==> flow/design.v <==
`timescale 1ns / 1ps
module PCPU(
	input clock,
	input enable,
	input reset,
	input start,
	input [15:0] d_datain,
	input [15:0] i_datain,
	input [3:0] select_y,
	output wire [7:0] d_addr,
	output wire [15:0] d_dataout,
	output wire d_we,
	output wire [7:0] i_addr,
	output reg [15:0] y
);
reg state,next_state;
reg [7:0] pc;
reg [15:0] id_ir,ex_ir,mem_ir,wb_ir;
reg [15:0] reg_A, reg_B, reg_C, reg_C1, smdr, smdr1, ALUo; 
reg dw, zf, nf, cf, cin;
reg [15:0] gr[0:7];
assign d_dataout = smdr1;
assign d_we = dw;
assign d_addr = reg_C[7:0];
assign i_addr = pc;
always @(posedge clock or negedge reset)
	begin
		if (!reset)
			state <= 1'b0;
		else
			state <= next_state;
	end
always @(*)
	begin
		case (state)
			1'b0 : 
				if ((enable == 1'b1) && (start == 1'b1))  
					next_state <= 1'b1;
				else	
					next_state <= 1'b0;
			1'b1 :
				if ((enable == 1'b0) || (wb_ir[15:11] == 5'b00001)) 
					next_state <= 1'b0;
				else
					next_state <= 1'b1;
		endcase
	end
always @(posedge clock or negedge reset)
	begin
		if (!reset)
			begin
				id_ir <= 16'b0000_0000_0000_0000;
				pc <= 8'b0000_0000;
			end
		else if (state ==1'b1)
			begin	
            if((ex_ir[15:11] == 5'b11010 && zf == 1'b1) || (ex_ir[15:11] == 5'b11100 && nf == 1'b1)
				    ||(ex_ir[15:11] == 5'b11011 && zf == 1'b0) || (ex_ir[15:11] == 5'b11101 && nf == 1'b0)
					 ||(ex_ir[15:11] == 5'b11110 && cin == 1'b1) || (ex_ir[15:11] == 5'b11111 && cin == 1'b0)
					 || ex_ir[15:11] == 5'b11001)
					begin
					   pc <= ALUo[7:0];
					   id_ir <= 16'b0; 
				   end
				else if(id_ir[15:11] == 5'b11000)
				   begin
                  pc <= id_ir[7:0];	 
					   id_ir <= 16'b0;
               end
				else if(id_ir[15:11] == 5'b00001)  
					begin 
					   pc <= pc; 
					   id_ir <= id_ir; 
					end		
				else if((id_ir[15:11] == 5'b00010)&&(i_datain[15:11]!=5'b11000)&&(i_datain[15:11]!=5'b00000)&&(i_datain[15:11]!=5'b00001)) 
		         begin
		           if((id_ir[10:8]==i_datain[2:0])&&((i_datain[15:11]==5'b01000)||(i_datain[15:11]==5'b10001)
					   ||(i_datain[15:11]==5'b01010)||(i_datain[15:11]==5'b10010)||(i_datain[15:11]==5'b01100)||(i_datain[15:11]==5'b01101)
						||(i_datain[15:11]==5'b01110)||(i_datain[15:11]==5'b01111)))
			           begin
			             pc <= pc;
			             id_ir <= 16'b0;
			           end
			        else if((id_ir[10:8]==i_datain[6:4])&&((i_datain[15:11]==5'b00010)||(i_datain[15:11]==5'b00011)||(i_datain[15:11]==5'b01000)
				      ||(i_datain[15:11]==5'b10001)||(i_datain[15:11]==5'b01010)||(i_datain[15:11]==5'b10010)||(i_datain[15:11]==5'b01101)
						||(i_datain[15:11]==5'b01110)||(i_datain[15:11]==5'b01111)||(i_datain[15:11]==5'b01100)||(i_datain[15:11]==5'b00100)
						||(i_datain[15:11]==5'b00110)||(i_datain[15:11]==5'b00101)||(i_datain[15:11]==5'b00111)))
			           begin
			             pc <= pc;
			             id_ir <= 16'b0;
			           end
		           else if((id_ir[10:8]==i_datain[10:8])&&((i_datain[15:11]==5'b00011)||(i_datain[15:11]==5'b10000)
				      ||(i_datain[15:11]==5'b01011)||(i_datain[15:11]==5'b11001)||(i_datain[15:11]==5'b11010)||(i_datain[15:11]==5'b11011)
					   ||(i_datain[15:11]==5'b11100)||(i_datain[15:11]==5'b11101)||(i_datain[15:11]==5'b11110)||(i_datain[15:11]==5'b11111)||(i_datain[15:11]==5'b01001)))
			           begin
			             pc <= pc;
			             id_ir <= 16'b0;
			           end
					  else
					     begin
						    pc <= pc + 1'b1;
			             id_ir <= i_datain;
						  end
				   end
				else
				   begin
					   pc <= pc + 1'b1;
					   id_ir <= i_datain;
					end
			end
         else if(state==1'b0)
				begin
				   id_ir <= id_ir;
					pc <= pc;
				end			
	end
always @(posedge clock or negedge reset)
	begin
		if (!reset)
			begin
				ex_ir <= 16'b0000_0000_0000_0000;
				reg_A <= 16'b0000_0000_0000_0000;
				reg_B <= 16'b0000_0000_0000_0000; 
				smdr <= 16'b0000_0000_0000_0000;
			end
		else if(state == 1'b1 && ((ex_ir[15:11]==5'b11010 && zf==1'b1) ||(ex_ir[15:11]==5'b11011 && zf==1'b0) 
		      ||(ex_ir[15:11]==5'b11100 && nf==1'b1) || (ex_ir[15:11]==5'b11101 && nf==1'b0) ||(ex_ir[15:11]==5'b11110 && cin==1'b1)
            ||(ex_ir[15:11]==5'b11111 && cin==1'b0) || ex_ir[15:11]==5'b11001))
              ex_ir <= 16'b0;
      else if (state == 1'b1)
			begin
				ex_ir <= id_ir;
				if ((id_ir[15:11] == 5'b11010) || (id_ir[15:11] == 5'b11011) || (id_ir[15:11] == 5'b11100) || (id_ir[15:11] == 5'b11101) 
				  || (id_ir[15:11] == 5'b11110) || (id_ir[15:11] == 5'b11111) || (id_ir[15:11] == 5'b10000) || (id_ir[15:11] == 5'b01001) 
				  || (id_ir[15:11] == 5'b01011) || (id_ir[15:11] == 5'b11001)) 
				  begin
				   if(id_ir[10:8]==ex_ir[10:8]&&(ex_ir[15:11] == 5'b01000 || ex_ir[15:11] == 5'b10000 || ex_ir[15:11] == 5'b01001 || ex_ir[15:11] == 5'b01010
						  || ex_ir[15:11] == 5'b01011 || ex_ir[15:11] == 5'b10001 || ex_ir[15:11] == 5'b10010 || ex_ir[15:11] == 5'b01101 
						  || ex_ir[15:11] == 5'b01110 || ex_ir[15:11] == 5'b01111 || ex_ir[15:11] == 5'b00100 || ex_ir[15:11] == 5'b00110
						  || ex_ir[15:11] == 5'b00101 || ex_ir[15:11] == 5'b00111 ))
					   reg_A <= ALUo; 
					else if(id_ir[10:8] == mem_ir[10:8]&&(mem_ir[15:11] == 5'b01000 || mem_ir[15:11] == 5'b10000 || mem_ir[15:11] == 5'b01001 
						    || mem_ir[15:11] == 5'b01010 || mem_ir[15:11] == 5'b01011 || mem_ir[15:11] == 5'b10001 
							 || mem_ir[15:11] == 5'b10010 || mem_ir[15:11] == 5'b01101 || mem_ir[15:11] == 5'b01110 || mem_ir[15:11] == 5'b01111 
							 || mem_ir[15:11] == 5'b00100 || mem_ir[15:11] == 5'b00110 || mem_ir[15:11] == 5'b00101 || mem_ir[15:11] == 5'b00111 
							 || mem_ir[15:11] == 5'b00010))
						     begin
							     if(mem_ir[15:11]==5'b00010)   
		                       reg_A <= d_datain;
		                    else
	                          reg_A <= reg_C;  
                       end
               else if(wb_ir[10:8] == id_ir[10:8]&&(wb_ir[15:11] == 5'b01000 || wb_ir[15:11] == 5'b10000 || wb_ir[15:11] == 5'b01001 || wb_ir[15:11] == 5'b01010
						    || wb_ir[15:11] == 5'b01011 || wb_ir[15:11] == 5'b10001 || wb_ir[15:11] == 5'b10010 || wb_ir[15:11] == 5'b01101 
						    || wb_ir[15:11] == 5'b01110 || wb_ir[15:11] == 5'b01111 || wb_ir[15:11] == 5'b00100 || wb_ir[15:11] == 5'b00110
						    || wb_ir[15:11] == 5'b00101 || wb_ir[15:11] == 5'b00111 || wb_ir[15:11] == 5'b00010 ))
                       reg_A <= reg_C1;					
					else
					   reg_A <= gr[(id_ir[10:8])]; 
				  end
				else if(id_ir[15:11] == 5'b00010 || id_ir[15:11] == 5'b00011 || id_ir[15:11] == 5'b01000 || id_ir[15:11] == 5'b01010 
				        || id_ir[15:11] == 5'b10001 || id_ir[15:11] == 5'b10010 || id_ir[15:11] == 5'b01100 || id_ir[15:11] == 5'b01101 
						  || id_ir[15:11] == 5'b01110 || id_ir[15:11] == 5'b01111 || id_ir[15:11] == 5'b00100 || id_ir[15:11] == 5'b00110 
						  || id_ir[15:11] == 5'b00101 || id_ir[15:11] == 5'b00111) 
				    begin
					   if( (ex_ir[15:11] == 5'b01000 || ex_ir[15:11] == 5'b10000 || ex_ir[15:11] == 5'b01001 || ex_ir[15:11] == 5'b01010
						  || ex_ir[15:11] == 5'b01011 || ex_ir[15:11] == 5'b10001 || ex_ir[15:11] == 5'b10010 || ex_ir[15:11] == 5'b01101 
						  || ex_ir[15:11] == 5'b01110 || ex_ir[15:11] == 5'b01111 || ex_ir[15:11] == 5'b00100 || ex_ir[15:11] == 5'b00110
						  || ex_ir[15:11] == 5'b00101 || ex_ir[15:11] == 5'b00111 )&& ex_ir[10:8] == id_ir[6:4])
						    reg_A <= ALUo;
						else if( (mem_ir[15:11] == 5'b01000 || mem_ir[15:11] == 5'b10000 || mem_ir[15:11] == 5'b01001 
						      || mem_ir[15:11] == 5'b01010 || mem_ir[15:11] == 5'b01011 || mem_ir[15:11] == 5'b10001 
							   || mem_ir[15:11] == 5'b10010 || mem_ir[15:11] == 5'b01101 || mem_ir[15:11] == 5'b01110 || mem_ir[15:11] == 5'b01111 
							   || mem_ir[15:11] == 5'b00100 || mem_ir[15:11] == 5'b00110 || mem_ir[15:11] == 5'b00101 || mem_ir[15:11] == 5'b00111 
							   || mem_ir[15:11] == 5'b00010)&& mem_ir[10:8] == id_ir[6:4])
							     if(mem_ir[15:11]==5'b00010)
	                          reg_A <= d_datain;
	                       else
							        reg_A <= reg_C;
						else if( (wb_ir[15:11] == 5'b01000 || wb_ir[15:11] == 5'b10000 || wb_ir[15:11] == 5'b01001 || wb_ir[15:11] == 5'b01010
						    || wb_ir[15:11] == 5'b01011 || wb_ir[15:11] == 5'b10001 || wb_ir[15:11] == 5'b10010 || wb_ir[15:11] == 5'b01101 
						    || wb_ir[15:11] == 5'b01110 || wb_ir[15:11] == 5'b01111 || wb_ir[15:11] == 5'b00100 || wb_ir[15:11] == 5'b00110
						    || wb_ir[15:11] == 5'b00101 || wb_ir[15:11] == 5'b00111 || wb_ir[15:11] == 5'b00010 )&& wb_ir[10:8] == id_ir[6:4])
							 reg_A <= reg_C1;
						else
						    reg_A <= gr[id_ir[6:4]]; 
					 end	
			   else if((mem_ir[15:11]==5'b11010 && zf==1'b1) ||(mem_ir[15:11]==5'b11011 && zf==1'b0) 
		          ||(mem_ir[15:11]==5'b11100 && nf==1'b1) || (mem_ir[15:11]==5'b11101 && nf==1'b0) ||(mem_ir[15:11]==5'b11110 && cin==1'b1)
                ||(mem_ir[15:11]==5'b11111 && cin==1'b0) || mem_ir[15:11]==5'b11001)
                    reg_A <= 16'b0;  
				else if(id_ir[15:11] == 5'b11000)
					reg_A <= 16'b0;
				else
					reg_A <= gr[id_ir[6:4]]; 
				if (id_ir[15:11] == 5'b00010 || id_ir[15:11] == 5'b00011 || id_ir[15:11] == 5'b00100 || (id_ir[15:11] == 5'b00110) 
				  || (id_ir[15:11] == 5'b00101) || (id_ir[15:11] == 5'b00111))
					reg_B <= {12'b0000_0000_0000, id_ir[3:0]}; 
				else if ((id_ir[15:11] == 5'b11010) || (id_ir[15:11] == 5'b11011) || (id_ir[15:11] == 5'b11100) || (id_ir[15:11] == 5'b11101)
				      || (id_ir[15:11] == 5'b11110) || (id_ir[15:11] == 5'b11111)
				      || (id_ir[15:11] == 5'b01001) || (id_ir[15:11] == 5'b01011) || (id_ir[15:11] == 5'b11001))
					reg_B <= {8'b0000_0000, id_ir[7:0]}; 
				else if(id_ir[15:11] == 5'b10000)
				   reg_B <= {id_ir[7:0], 8'b0000_0000}; 
				else if(id_ir[15:11] == 5'b01000 || id_ir[15:11] == 5'b01010 || id_ir[15:11] == 5'b10001 || id_ir[15:11] == 5'b10010 
				    || id_ir[15:11] == 5'b01100 || id_ir[15:11] == 5'b01101 || id_ir[15:11] == 5'b01110 || id_ir[15:11] == 5'b01111)
				   begin
					   if( (ex_ir[15:11] == 5'b01000 || ex_ir[15:11] == 5'b10000 || ex_ir[15:11] == 5'b01001 || ex_ir[15:11] == 5'b01010
						  || ex_ir[15:11] == 5'b01011 || ex_ir[15:11] == 5'b10001 || ex_ir[15:11] == 5'b10010 || ex_ir[15:11] == 5'b01101 
						  || ex_ir[15:11] == 5'b01110 || ex_ir[15:11] == 5'b01111 || ex_ir[15:11] == 5'b00100 || ex_ir[15:11] == 5'b00110
						  || ex_ir[15:11] == 5'b00101 || ex_ir[15:11] == 5'b00111 )&& ex_ir[10:8] == id_ir[2:0])
						    reg_B <= ALUo;
						else if( (mem_ir[15:11] == 5'b01000 || mem_ir[15:11] == 5'b10000 || mem_ir[15:11] == 5'b01001 
						   || mem_ir[15:11] == 5'b00010 || mem_ir[15:11] == 5'b01010 || mem_ir[15:11] == 5'b01011 || mem_ir[15:11] == 5'b10001 
							|| mem_ir[15:11] == 5'b10010 || mem_ir[15:11] == 5'b01101 || mem_ir[15:11] == 5'b01110 || mem_ir[15:11] == 5'b01111
							|| mem_ir[15:11] == 5'b00100 || mem_ir[15:11] == 5'b00110 || mem_ir[15:11] == 5'b00101 || mem_ir[15:11] == 5'b00111 )
							&& mem_ir[10:8] == id_ir[2:0])
                      begin
		                   if(mem_ir[15:11]==5'b00010)
		                       reg_B <= d_datain;
		                   else
		                       reg_B <= reg_C;
                      end
						else if( (wb_ir[15:11] == 5'b01000 || wb_ir[15:11] == 5'b10000 || wb_ir[15:11] == 5'b01001 || wb_ir[15:11] == 5'b01010
						   || wb_ir[15:11] == 5'b01011 || wb_ir[15:11] == 5'b10001 || wb_ir[15:11] == 5'b10010 || wb_ir[15:11] == 5'b01101 
						   || wb_ir[15:11] == 5'b01110 || wb_ir[15:11] == 5'b01111 || wb_ir[15:11] == 5'b00100 || wb_ir[15:11] == 5'b00110
						   || wb_ir[15:11] == 5'b00101 || wb_ir[15:11] == 5'b00111 || wb_ir[15:11] == 5'b00010)&& wb_ir[10:8] == id_ir[2:0])
							 reg_B <= reg_C1;
						else
						    reg_B <= gr[id_ir[2:0]]; 
					 end
				else if((mem_ir[15:11]==5'b11010 && zf==1'b1) ||(mem_ir[15:11]==5'b11011 && zf==1'b0) 
		          ||(mem_ir[15:11]==5'b11100 && nf==1'b1) || (mem_ir[15:11]==5'b11101 && nf==1'b0) ||(mem_ir[15:11]==5'b11110 && cin==1'b1)
                ||(mem_ir[15:11]==5'b11111 && cin==1'b0) || mem_ir[15:11]==5'b11001)
                    reg_B <= 16'b0; 
				else if(id_ir[15:11] == 5'b11000)
				   reg_B <= 16'b0;
				else
					reg_B <= gr[id_ir[2:0]]; 
			   if (id_ir[15:11] == 5'b00011)
				   begin
					  if(id_ir[10:8] == ex_ir[10:8] && (ex_ir[15:11] == 5'b01000 || ex_ir[15:11] == 5'b10000 || ex_ir[15:11] == 5'b01001 
					     || ex_ir[15:11] == 5'b01010 || ex_ir[15:11] == 5'b01011 || ex_ir[15:11] == 5'b10001 || ex_ir[15:11] == 5'b10010 
					     || ex_ir[15:11] == 5'b01101 || ex_ir[15:11] == 5'b01110 || ex_ir[15:11] == 5'b01111 || ex_ir[15:11] == 5'b00100 
					     || ex_ir[15:11] == 5'b00110 || ex_ir[15:11] == 5'b00101 || ex_ir[15:11] == 5'b00111 ))
						   smdr <= ALUo;
					  else if(id_ir[10:8] == mem_ir[10:8] && (mem_ir[15:11] == 5'b01000 || mem_ir[15:11] == 5'b10000 
					     || mem_ir[15:11] == 5'b01001 || mem_ir[15:11] == 5'b01010 || mem_ir[15:11] == 5'b01011 || mem_ir[15:11] == 5'b10001 
						  || mem_ir[15:11] == 5'b10010 || mem_ir[15:11] == 5'b01101 || mem_ir[15:11] == 5'b01110 || mem_ir[15:11] == 5'b01111
						  || mem_ir[15:11] == 5'b00100 || mem_ir[15:11] == 5'b00110 || mem_ir[15:11] == 5'b00101 || mem_ir[15:11] == 5'b00111
						  || mem_ir[15:11] == 5'b00010))
						   begin
		                  if(mem_ir[15:11]==5'b00010)
		                      smdr <= d_datain;
		                  else
		                      smdr <= reg_C;                  
                     end
					  else if(id_ir[10:8] == wb_ir[10:8] && (wb_ir[15:11] == 5'b01000 || wb_ir[15:11] == 5'b10000 
					     || wb_ir[15:11] == 5'b00010 || wb_ir[15:11] == 5'b01001 || wb_ir[15:11] == 5'b01010 || wb_ir[15:11] == 5'b01011 
						  || wb_ir[15:11] == 5'b10001 || wb_ir[15:11] == 5'b10010 || wb_ir[15:11] == 5'b01101 || wb_ir[15:11] == 5'b01110 
						  || wb_ir[15:11] == 5'b01111 || wb_ir[15:11] == 5'b00100 || wb_ir[15:11] == 5'b00110 || wb_ir[15:11] == 5'b00101 
						  || wb_ir[15:11] == 5'b00111 ))
						   smdr <= reg_C1;
					  else
					      smdr <= gr[id_ir[10:8]];
					end
				else
				    smdr <= gr[id_ir[10:8]];
			end
   end
reg signed [15:0] reg_A1; 
always @(*)
begin
  reg_A1 <= reg_A;
end
always @(*)
	begin
	  if(ex_ir[15:11] == 5'b01000 || ex_ir[15:11] == 5'b10000 || ex_ir[15:11] == 5'b01001) 
	     {cf, ALUo} <= reg_A + reg_B;
	  else if(ex_ir[15:11] == 5'b01100 || (ex_ir[15:11] == 5'b01010) || (ex_ir[15:11] == 5'b01011))
	     {cf, ALUo} <= reg_A - reg_B;
	  else if(ex_ir[15:11] == 5'b10001)
	     {cf, ALUo} <= reg_A + reg_B + cin;
	  else if(ex_ir[15:11] == 5'b10010)
	     {cf, ALUo} <= reg_A - reg_B - cin;
     else if(ex_ir[15:11] == 5'b01101)
        {cf, ALUo} <= reg_A & reg_B; 	  
	  else if(ex_ir[15:11] == 5'b01110)
	     {cf, ALUo} <= reg_A | reg_B;
	  else if(ex_ir[15:11] == 5'b01111)
	     {cf, ALUo} <= reg_A ^ reg_B;
	  else if(ex_ir[15:11] == 5'b00100)
	     {cf, ALUo} <= reg_A << reg_B;
	  else if(ex_ir[15:11] == 5'b00110)
	     {cf, ALUo} <= reg_A >> reg_B;
	  else if(ex_ir[15:11] == 5'b00101)
	     {cf, ALUo} <= reg_A <<< reg_B;
	  else if(ex_ir[15:11] == 5'b00111)
	     {cf, ALUo} <= reg_A1 >>> reg_B;
	  else if(ex_ir[15:11] == 5'b00010 || ex_ir[15:11] == 5'b00011 
	         || ex_ir[15:11] == 5'b11100 || ex_ir[15:11] == 5'b11101 || ex_ir[15:11] == 5'b11010 || ex_ir[15:11] == 5'b11011
				|| ex_ir[15:11] == 5'b11110 || ex_ir[15:11] == 5'b11111 || ex_ir[15:11] == 5'b11001)
		  {cf, ALUo} <= reg_A + reg_B;
	  else 
	     {cf, ALUo} <= 17'b0;
	end		
always @(posedge clock or negedge reset)
	begin
		if (!reset)
			begin
				mem_ir <= 16'b0000_0000_0000_0000;
				reg_C <= 16'b0000_0000_0000_0000;
				smdr1 <= 16'b0000_0000_0000_0000;
				zf <= 1'b0;
				nf <= 1'b0;
				cin <= 1'b0;
				dw <= 1'b0;
			end	
	   else if (state == 1'b1)
			begin
				mem_ir <= ex_ir;
				reg_C <= ALUo;
				if ((ex_ir[15:11] == 5'b01000) || (ex_ir[15:11] == 5'b01100) || (ex_ir[15:11] == 5'b10000) || (ex_ir[15:11] == 5'b01001) 
				 || (ex_ir[15:11] == 5'b10001) || (ex_ir[15:11] == 5'b01010) || (ex_ir[15:11] == 5'b01011) || (ex_ir[15:11] == 5'b10010))
					begin
						if (ALUo == 16'b0000_0000_0000_0000)
							zf <= 1'b1; 
						else
							zf <= 1'b0;
						if (ALUo[15] == 1'b1) 
							nf <= 1'b1;
						else
							nf <= 1'b0;
					end
				else
				  begin
				     zf <= zf;
					  nf <= nf;
				  end
				if ((ex_ir[15:11] == 5'b01000) || (ex_ir[15:11] == 5'b10000) || (ex_ir[15:11] == 5'b01001) || (ex_ir[15:11] == 5'b10001)
				 || (ex_ir[15:11] == 5'b01010) || (ex_ir[15:11] == 5'b01011) || (ex_ir[15:11] == 5'b10010))					
					  cin <= cf;
				else
					  cin <= cin; 
				if (ex_ir[15:11] == 5'b00011)
					begin
						dw <= 1'b1; 
						smdr1 <= smdr;
					end
				else
				   begin
					   dw <= 1'b0;
						smdr1 <= 16'b0;
					end
			end
   end	  
always @(posedge clock or negedge reset)
	begin
		if (!reset)
			begin
				wb_ir <= 16'b0000_0000_0000_0000;
				reg_C1 <= 16'b0000_0000_0000_0000;
			end	
		else if (state == 1'b1)
			begin
				wb_ir <= mem_ir;
				if (mem_ir[15:11] == 5'b00010)
						reg_C1 <= d_datain;
				else
						reg_C1 <= reg_C;
			end
   end		
always @(posedge clock or negedge reset)
	begin
		if (!reset)
			begin
				gr[7] <= 16'b0000_0000_0000_0000;
				gr[6] <= 16'b0000_0000_0000_0000;
				gr[5] <= 16'b0000_0000_0000_0000;
				gr[4] <= 16'b0000_0000_0000_0000;
				gr[3] <= 16'b0000_0000_0000_0000;
				gr[2] <= 16'b0000_0000_0000_0000;
				gr[1] <= 16'b0000_0000_0000_0000;
				gr[0] <= 16'b0000_0000_0000_0000;
			end	
		else if (state == 1'b1)
			begin
				if ((wb_ir[15:11] == 5'b00010) || (wb_ir[15:11] == 5'b01000) || (wb_ir[15:11] == 5'b10000) || (wb_ir[15:11] == 5'b01001)
				 || (wb_ir[15:11] == 5'b10001) || (wb_ir[15:11] == 5'b01010) || (wb_ir[15:11] == 5'b01011) || (wb_ir[15:11] == 5'b10010)
				 ||(wb_ir[15:11] == 5'b01101) ||(wb_ir[15:11] == 5'b01110) ||(wb_ir[15:11] == 5'b01111) || (wb_ir[15:11] == 5'b00100)
				 ||(wb_ir[15:11] == 5'b00110) ||(wb_ir[15:11] == 5'b00101) || (wb_ir[15:11] == 5'b00111))
					gr[wb_ir[10:8]] <= reg_C1; 
				else
				   gr[wb_ir[10:8]] <= gr[wb_ir[10:8]];
			end
   end		
always @(*)
begin
	case(select_y)
		4'b0000: y <= pc;
		4'b0001: y <= id_ir;
		4'b0010: y <= reg_A;
		4'b0011: y <= reg_B;
		4'b0100: y <= reg_C;
		4'b0101: y <= reg_C1;
		4'b0110: y <= {15'b000000000000000,zf};
		4'b0111: y <= {15'b000000000000000,cin};
		4'b1000: y <= {15'b000000000000000,nf};
		4'b1001: y <= gr[1];
		4'b1010: y <= gr[2];
		4'b1011: y <= gr[3];
		4'b1100: y <= gr[4];
		4'b1101: y <= gr[5];
		4'b1110: y <= gr[6];
		4'b1111: y <= gr[7];
endcase
end
endmodule
# From RTL to reports: PCPU
# Module PCPU before and after one edit of its RTL, step after step.
# "orig" refers to lines of the RTL above, "edited" to lines of the edited file.
# "delta" is "edited" less "orig", of the values as shown.
# Cell names lack the library's common part.
# Not given: n/a
# setup
top_module	PCPU
clk_port	clock
cell_library	sky130hd
corner	tt_025C_1v80

# Diff
# Unified diff, file above to edited file.
# The edit is scripted: it alters the design's behaviour and was not made to optimise anything.
# begin of diff
@@ -8,5 +8,5 @@
 	input [15:0] i_datain,
 	input [3:0] select_y,
-	output wire [7:0] d_addr,
+	output wire [7:0] d_addr_pad,
 	output wire [15:0] d_dataout,
 	output wire d_we,
@@ -14,4 +14,8 @@
 	output reg [15:0] y
 );
+wire [7:0] d_addr;
+reg [7:0] d_addr_p1;
+always @(posedge clock) d_addr_p1 <= d_addr;
+assign d_addr_pad = d_addr_p1;
 reg state,next_state;
 reg [7:0] pc;
# end of diff

# Elaborated design
# Yosys after proc, flatten, opt, wreduce and memory -nomap, before mapping. Print and check cells are not counted.
# word_totals
element	orig	edited	delta
ff_bits	301	309	8
inputBits	40	40	0
out_inout_bits	49	49	0
elab_cells	541	542	1
# op_classes
element	orig	edited	delta
add_sub_neg	5	5	0
n_eq	174	174	0
shift	4	4	0
mux	88	88	0
bitwise	9	9	0
reduce_and_logical	237	237	0
# op_table
operator	orig	edited	delta
logical OR 1 bit	186	186	0
2-to-1 mux 16 bit	58	58	0
== test 5 bit with constant B	44	44	0
== test 5 x 4 -> 1 bit with constant B	38	38	0
logical AND 1 bit	30	30	0
== test 5 x 3 -> 1 bit with constant B	20	20	0
== test 3 bit with constant B	16	16	0
== test 3 bit	13	13	0
2-to-1 mux 17 bit	12	12	0
AND reduction 2 bit	12	12	0
== test 3 x 2 -> 1 bit with constant B	8	8	0
== test 4 bit with constant B	8	8	0
== test 5 x 2 -> 1 bit with constant B	8	8	0
2-to-1 mux 8 bit	7	7	0
NOT 1 bit	6	6	0
2-to-1 mux 1 bit	5	5	0
== test 3 x 1 -> 1 bit with constant B	4	4	0
== test 4 x 3 -> 1 bit with constant B	4	4	0
zero test 3 bit	4	4	0
!= test 4 x 3 -> 1 bit with constant B	3	3	0
parallel mux 16 bit (select 8 bit)	3	3	0
== test 4 x 2 -> 1 bit with constant B	2	2	0
== test 5 x 1 -> 1 bit with constant B	2	2	0
adder 16 x 16 -> 17 bit	1	1	0
adder 17 x 1 -> 17 bit	1	1	0
adder 8 x 1 -> 8 bit with constant B	1	1	0
AND 16 bit	1	1	0
== test 4 x 1 -> 1 bit with constant B	1	1	0
# The list need not be complete.

# Longest topological paths
# Depth = most cells in a row (Yosys ltp): at word level without a register or memory, in the mapped netlist without a sequential cell, where the memories' decode and read muxes count.
# depth
element	orig	edited	delta
depth_word	26	26	0
abc_area	0	0	n/a
depth_mapped	18	19	1
mapped_depth_nobuf	15	15	0

# Netlist
# Source: synth_stat.txt of the flow (Yosys; design flattened, memories mapped). It holds for the ABC_AREA given above (unset counts as 0); a run with the other value may have another netlist.
# mapped
element	orig	edited	delta
stdcells	3175	3230	55
mapped_area_um2	25728.4	26251.4	523.0
seqArea_um2	6931.6	7091.8	160.2
flip_flops	277	285	8
buffers	280	277	-3
# types
cell	orig	edited	delta
nor2_1	293	242	-51
nand2_1	352	382	30
a21oi_1	207	229	22
a221oi_1	74	91	17
o21ai_0	304	318	14
mux4_2	73	59	-14
mux2_2	71	84	13
nor3_1	60	49	-11
buf_4	16	5	-11
o221ai_1	19	9	-10
xnor2_1	32	41	9
o21ai_1	25	16	-9
and3_1	17	26	9
clkbuf_1	213	221	8
buf_2	25	17	-8
buf_1	23	31	8
or4_1	15	7	-8
o2111ai_1	13	5	-8
# The list need not be complete.

# Worst setup path after synthesis
# Source: OpenSTA report_checks on the synthesized netlist (no wires, ideal clock, input and output delay 20% of the period each), path of least setup slack; recovery checks are left aside. Register names are those of the netlist, which keeps one name where synthesis merged equal registers.
# synth_path
element	orig	edited	delta
kind	reg2reg	reg2reg	n/a
start	reg reg_B[2]	reg reg_B[2]	n/a
end	reg zf	reg smdr[15]	n/a
period_ps	5500	5500	0
setup_ps	77	104	27
t_first_pin_ps	0	0	0
arrival_time_ps	4140	4406	266
t_required_ps	5423	5396	-27
slack_ps	1283	990	-293
path_delay_ps	4217	4510	293
stages	18	18	0
n_path_buf	4	4	0
period_less_setup_slack_ps	4217	4510	293
# "path_delay_ps" = arrival - input delay + setup time.
# "stages": output pins that drive a net of the path, with the launching flip-flop's if there is one; two outputs of one cell count as two.
# "period_less_setup_slack_ps" = period - worst setup slack (recovery checks aside). The figure is calculated, with input and output delays left at 20% of the set period.
# The rows between start and end are the longest chain of elaborated cells between them; the timing report does not say that the signal goes this way. Where chains are equally long, one stands for them.
# Each line given opens the expression or statement behind the cell; cells for indexed reads and writes are added by Yosys, which also makes memories of some case tables.
# At most two assigning lines are given for a register; there are more.
# synth_between_orig
path_cell_list	dfrtp_1 > buf_2 > inv_2 > buf_2 > buf_1 > ha_1 > buf_6 > a21o_1 > a31oi_1 > nand4_1 > nor4_2 > nor4b_4 > xnor2_1 > nor2_1 > a2111oi_2 > nor4b_1 > nand4_1 > o21ai_1
elab_chain_cells	15
cells_between	25
classes_between	add/sub (4); shift (4); mux (13); logic (3); reduce/logical (1)
# synth_lines_orig
element	line_no	rtl
start: declaration	19	reg [15:0] reg_A, reg_B, reg_C, reg_C1, smdr, smdr1, ALUo;
start: assignment	198	reg_B <= {12'b0000_0000_0000, id_ir[3:0]};
start: assignment	202	reg_B <= {8'b0000_0000, id_ir[7:0]};
adder 16 x 16 -> 17 bit	303	{cf, ALUo} <= reg_A + reg_B;
2-to-1 mux 17 bit	300	else if(ex_ir[15:11] == 5'b00010 || ex_ir[15:11] == 5'b00011
2-to-1 mux 17 bit	298	else if(ex_ir[15:11] == 5'b00111)
2-to-1 mux 17 bit	296	else if(ex_ir[15:11] == 5'b00101)
2-to-1 mux 17 bit	294	else if(ex_ir[15:11] == 5'b00110)
2-to-1 mux 17 bit	292	else if(ex_ir[15:11] == 5'b00100)
2-to-1 mux 17 bit	290	else if(ex_ir[15:11] == 5'b01111)
2-to-1 mux 17 bit	288	else if(ex_ir[15:11] == 5'b01110)
2-to-1 mux 17 bit	286	else if(ex_ir[15:11] == 5'b01101)
2-to-1 mux 17 bit	284	else if(ex_ir[15:11] == 5'b10010)
2-to-1 mux 17 bit	282	else if(ex_ir[15:11] == 5'b10001)
2-to-1 mux 17 bit	280	else if(ex_ir[15:11] == 5'b01100 || (ex_ir[15:11] == 5'b01010) || (ex_ir[15:11] == 5'b01011))
2-to-1 mux 17 bit	278	if(ex_ir[15:11] == 5'b01000 || ex_ir[15:11] == 5'b10000 || ex_ir[15:11] == 5'b01001)
zero test 16 bit	326	if (ALUo == 16'b0000_0000_0000_0000)
2-to-1 mux 1 bit	326
end: assignment	327	zf <= 1'b1;
end: assignment	337	zf <= zf;
end: declaration	20	reg dw, zf, nf, cf, cin;
# synth_between_edited
path_cell_list	dfrtp_1 > buf_2 > inv_2 > buf_1 > clkbuf_1 > ha_1 > buf_4 > o21a_1 > a211o_4 > a22o_1 > a311oi_1 > xnor2_1 > nand3_1 > o211ai_1 > nand2_1 > a221oi_2 > mux2i_1 > o311ai_1
# synth_lines_edited
element	line_no	rtl
start: declaration	23	reg [15:0] reg_A, reg_B, reg_C, reg_C1, smdr, smdr1, ALUo;
start: assignment	202	reg_B <= {12'b0000_0000_0000, id_ir[3:0]};
start: assignment	206	reg_B <= {8'b0000_0000, id_ir[7:0]};
end: assignment	250	smdr <= ALUo;
end: assignment	258	smdr <= d_datain;
end: declaration	23
# edited: Chain of elaborated cells between the ends: none given.

# Worst path after layout
# From the final timing report of each run of pair A: the path of least setup slack in the routed layout; clock arrival at registers is part of the times.
# The report prints the path's times to 10 ps; the period is as set.
# layout_path
element	orig	edited	delta
kind	in2out	reg2reg	n/a
start	in select_y[0]	reg reg_A[0]	n/a
end	out y[6]	reg reg_A[12]	n/a
period_ps	5500	5500	0
in_delay_ps	1100	n/a	n/a
out_delay_ps	1100	n/a	n/a
setup_ps	n/a	150	n/a
t_first_pin_ps	1100	570	-530
arrival_time_ps	4050	5560	1510
t_required_ps	4400	5900	1500
slack_ps	350	340	-10
stages	9	15	6
n_path_buf	4	0	-4
# The rows between start and end are the longest chain of elaborated cells between them; the timing report does not say that the signal goes this way. Where chains are equally long, one stands for them.
# At most two assigning lines are given for a register; there are more.
# layout_between_orig
path_cell_list	clkdlybuf4s50_1 > nand2_1 > nor2_1 > buf_4 > a22o_1 > a221oi_1 > a31oi_1 > buf_4 > clkdlybuf4s50_1
elab_chain_cells	2
cells_between	17
lines_between	1
classes_between	eq/ne (15); mux (1); reduce/logical (1)
# layout_lines_orig
element	line_no	rtl
start: declaration	9	input [3:0] select_y,
== test 4 bit	399	case(select_y)
parallel mux 16 bit (select 16 bit)	399
end: declaration	14	output reg [15:0] y
# layout_between_edited
path_cell_list	dfrtp_1 > inv_1 > ha_1 > fa_1 > or2_2 > a211o_1 > a2111oi_0 > a211oi_2 > and3_1 > nand4_1 > a31oi_1 > a211oi_1 > o31ai_1 > a221oi_1 > a221oi_1
# layout_lines_edited
element	line_no	rtl
start: declaration	23	reg [15:0] reg_A, reg_B, reg_C, reg_C1, smdr, smdr1, ALUo;
start: assignment	145	reg_A <= ALUo;
start: assignment	153	reg_A <= d_datain;
end: assignment	145
end: assignment	153
end: declaration	23
# edited: Chain of elaborated cells between the ends: none given.

# Flow runs
# Runs of the flow (Yosys, OpenROAD) on both versions; the two runs of a pair have the same settings. The constraints put input and output delay at 20% of the set period each and load the outputs with 0.01 pF.
# settings_pair_A
CORE_UTILIZATION	40
period_ns	5.5
CAP_MARGIN	20
CORE_MARGIN	2
SLEW_MARGIN	20
# measured_pair_A
element	orig	edited	delta
synth_chip_area_um2	25728.4	26251.4	523.0
die_um2	66365.5	67693.6	1328.1
final_cell_area_um2	29012.8	29529.6	516.8
post_route_util_pct	45.8	45.6	-0.2
setup_worst_slack_ps	346	336	-10
tns_setup_ps	0	0	0
hold_ws_ps	481	478	-3
clock_period_reached_ps	5154	5164	10
# settings_pair_B
CELL_PAD_IN_SITES_DETAIL_PLACEMENT	1
CELL_PAD_IN_SITES_GLOBAL_PLACEMENT	1
CORE_ASPECT_RATIO	0.85
CORE_UTILIZATION	32
CTS_CLUSTER_SIZE	44
GPL_ROUTABILITY_DRIVEN	0
GPL_TIMING_DRIVEN	1
HOLD_SLACK_MARGIN	0.13
PLACE_DENSITY_LB_ADDON	0.03
SETUP_SLACK_MARGIN	0.87
SLEW_MARGIN	5
period_ns	5.14
CAP_MARGIN	20
CORE_MARGIN	2
# measured_pair_B
element	orig	edited	delta
synth_chip_area_um2	25728.4	26251.4	523.0
die_um2	82692.9	84350.7	1657.8
final_cell_area_um2	30156.4	30942.2	785.8
post_route_util_pct	38.0	38.2	0.2
setup_worst_slack_ps	806	886	80
tns_setup_ps	0	0	0
clock_period_reached_ps	4334	4254	-80
# "clock_period_reached_ps": clock period set for the run, less the worst setup slack. It is reckoned from that one timing run; input and output delays stay at 20% of the period that was set.
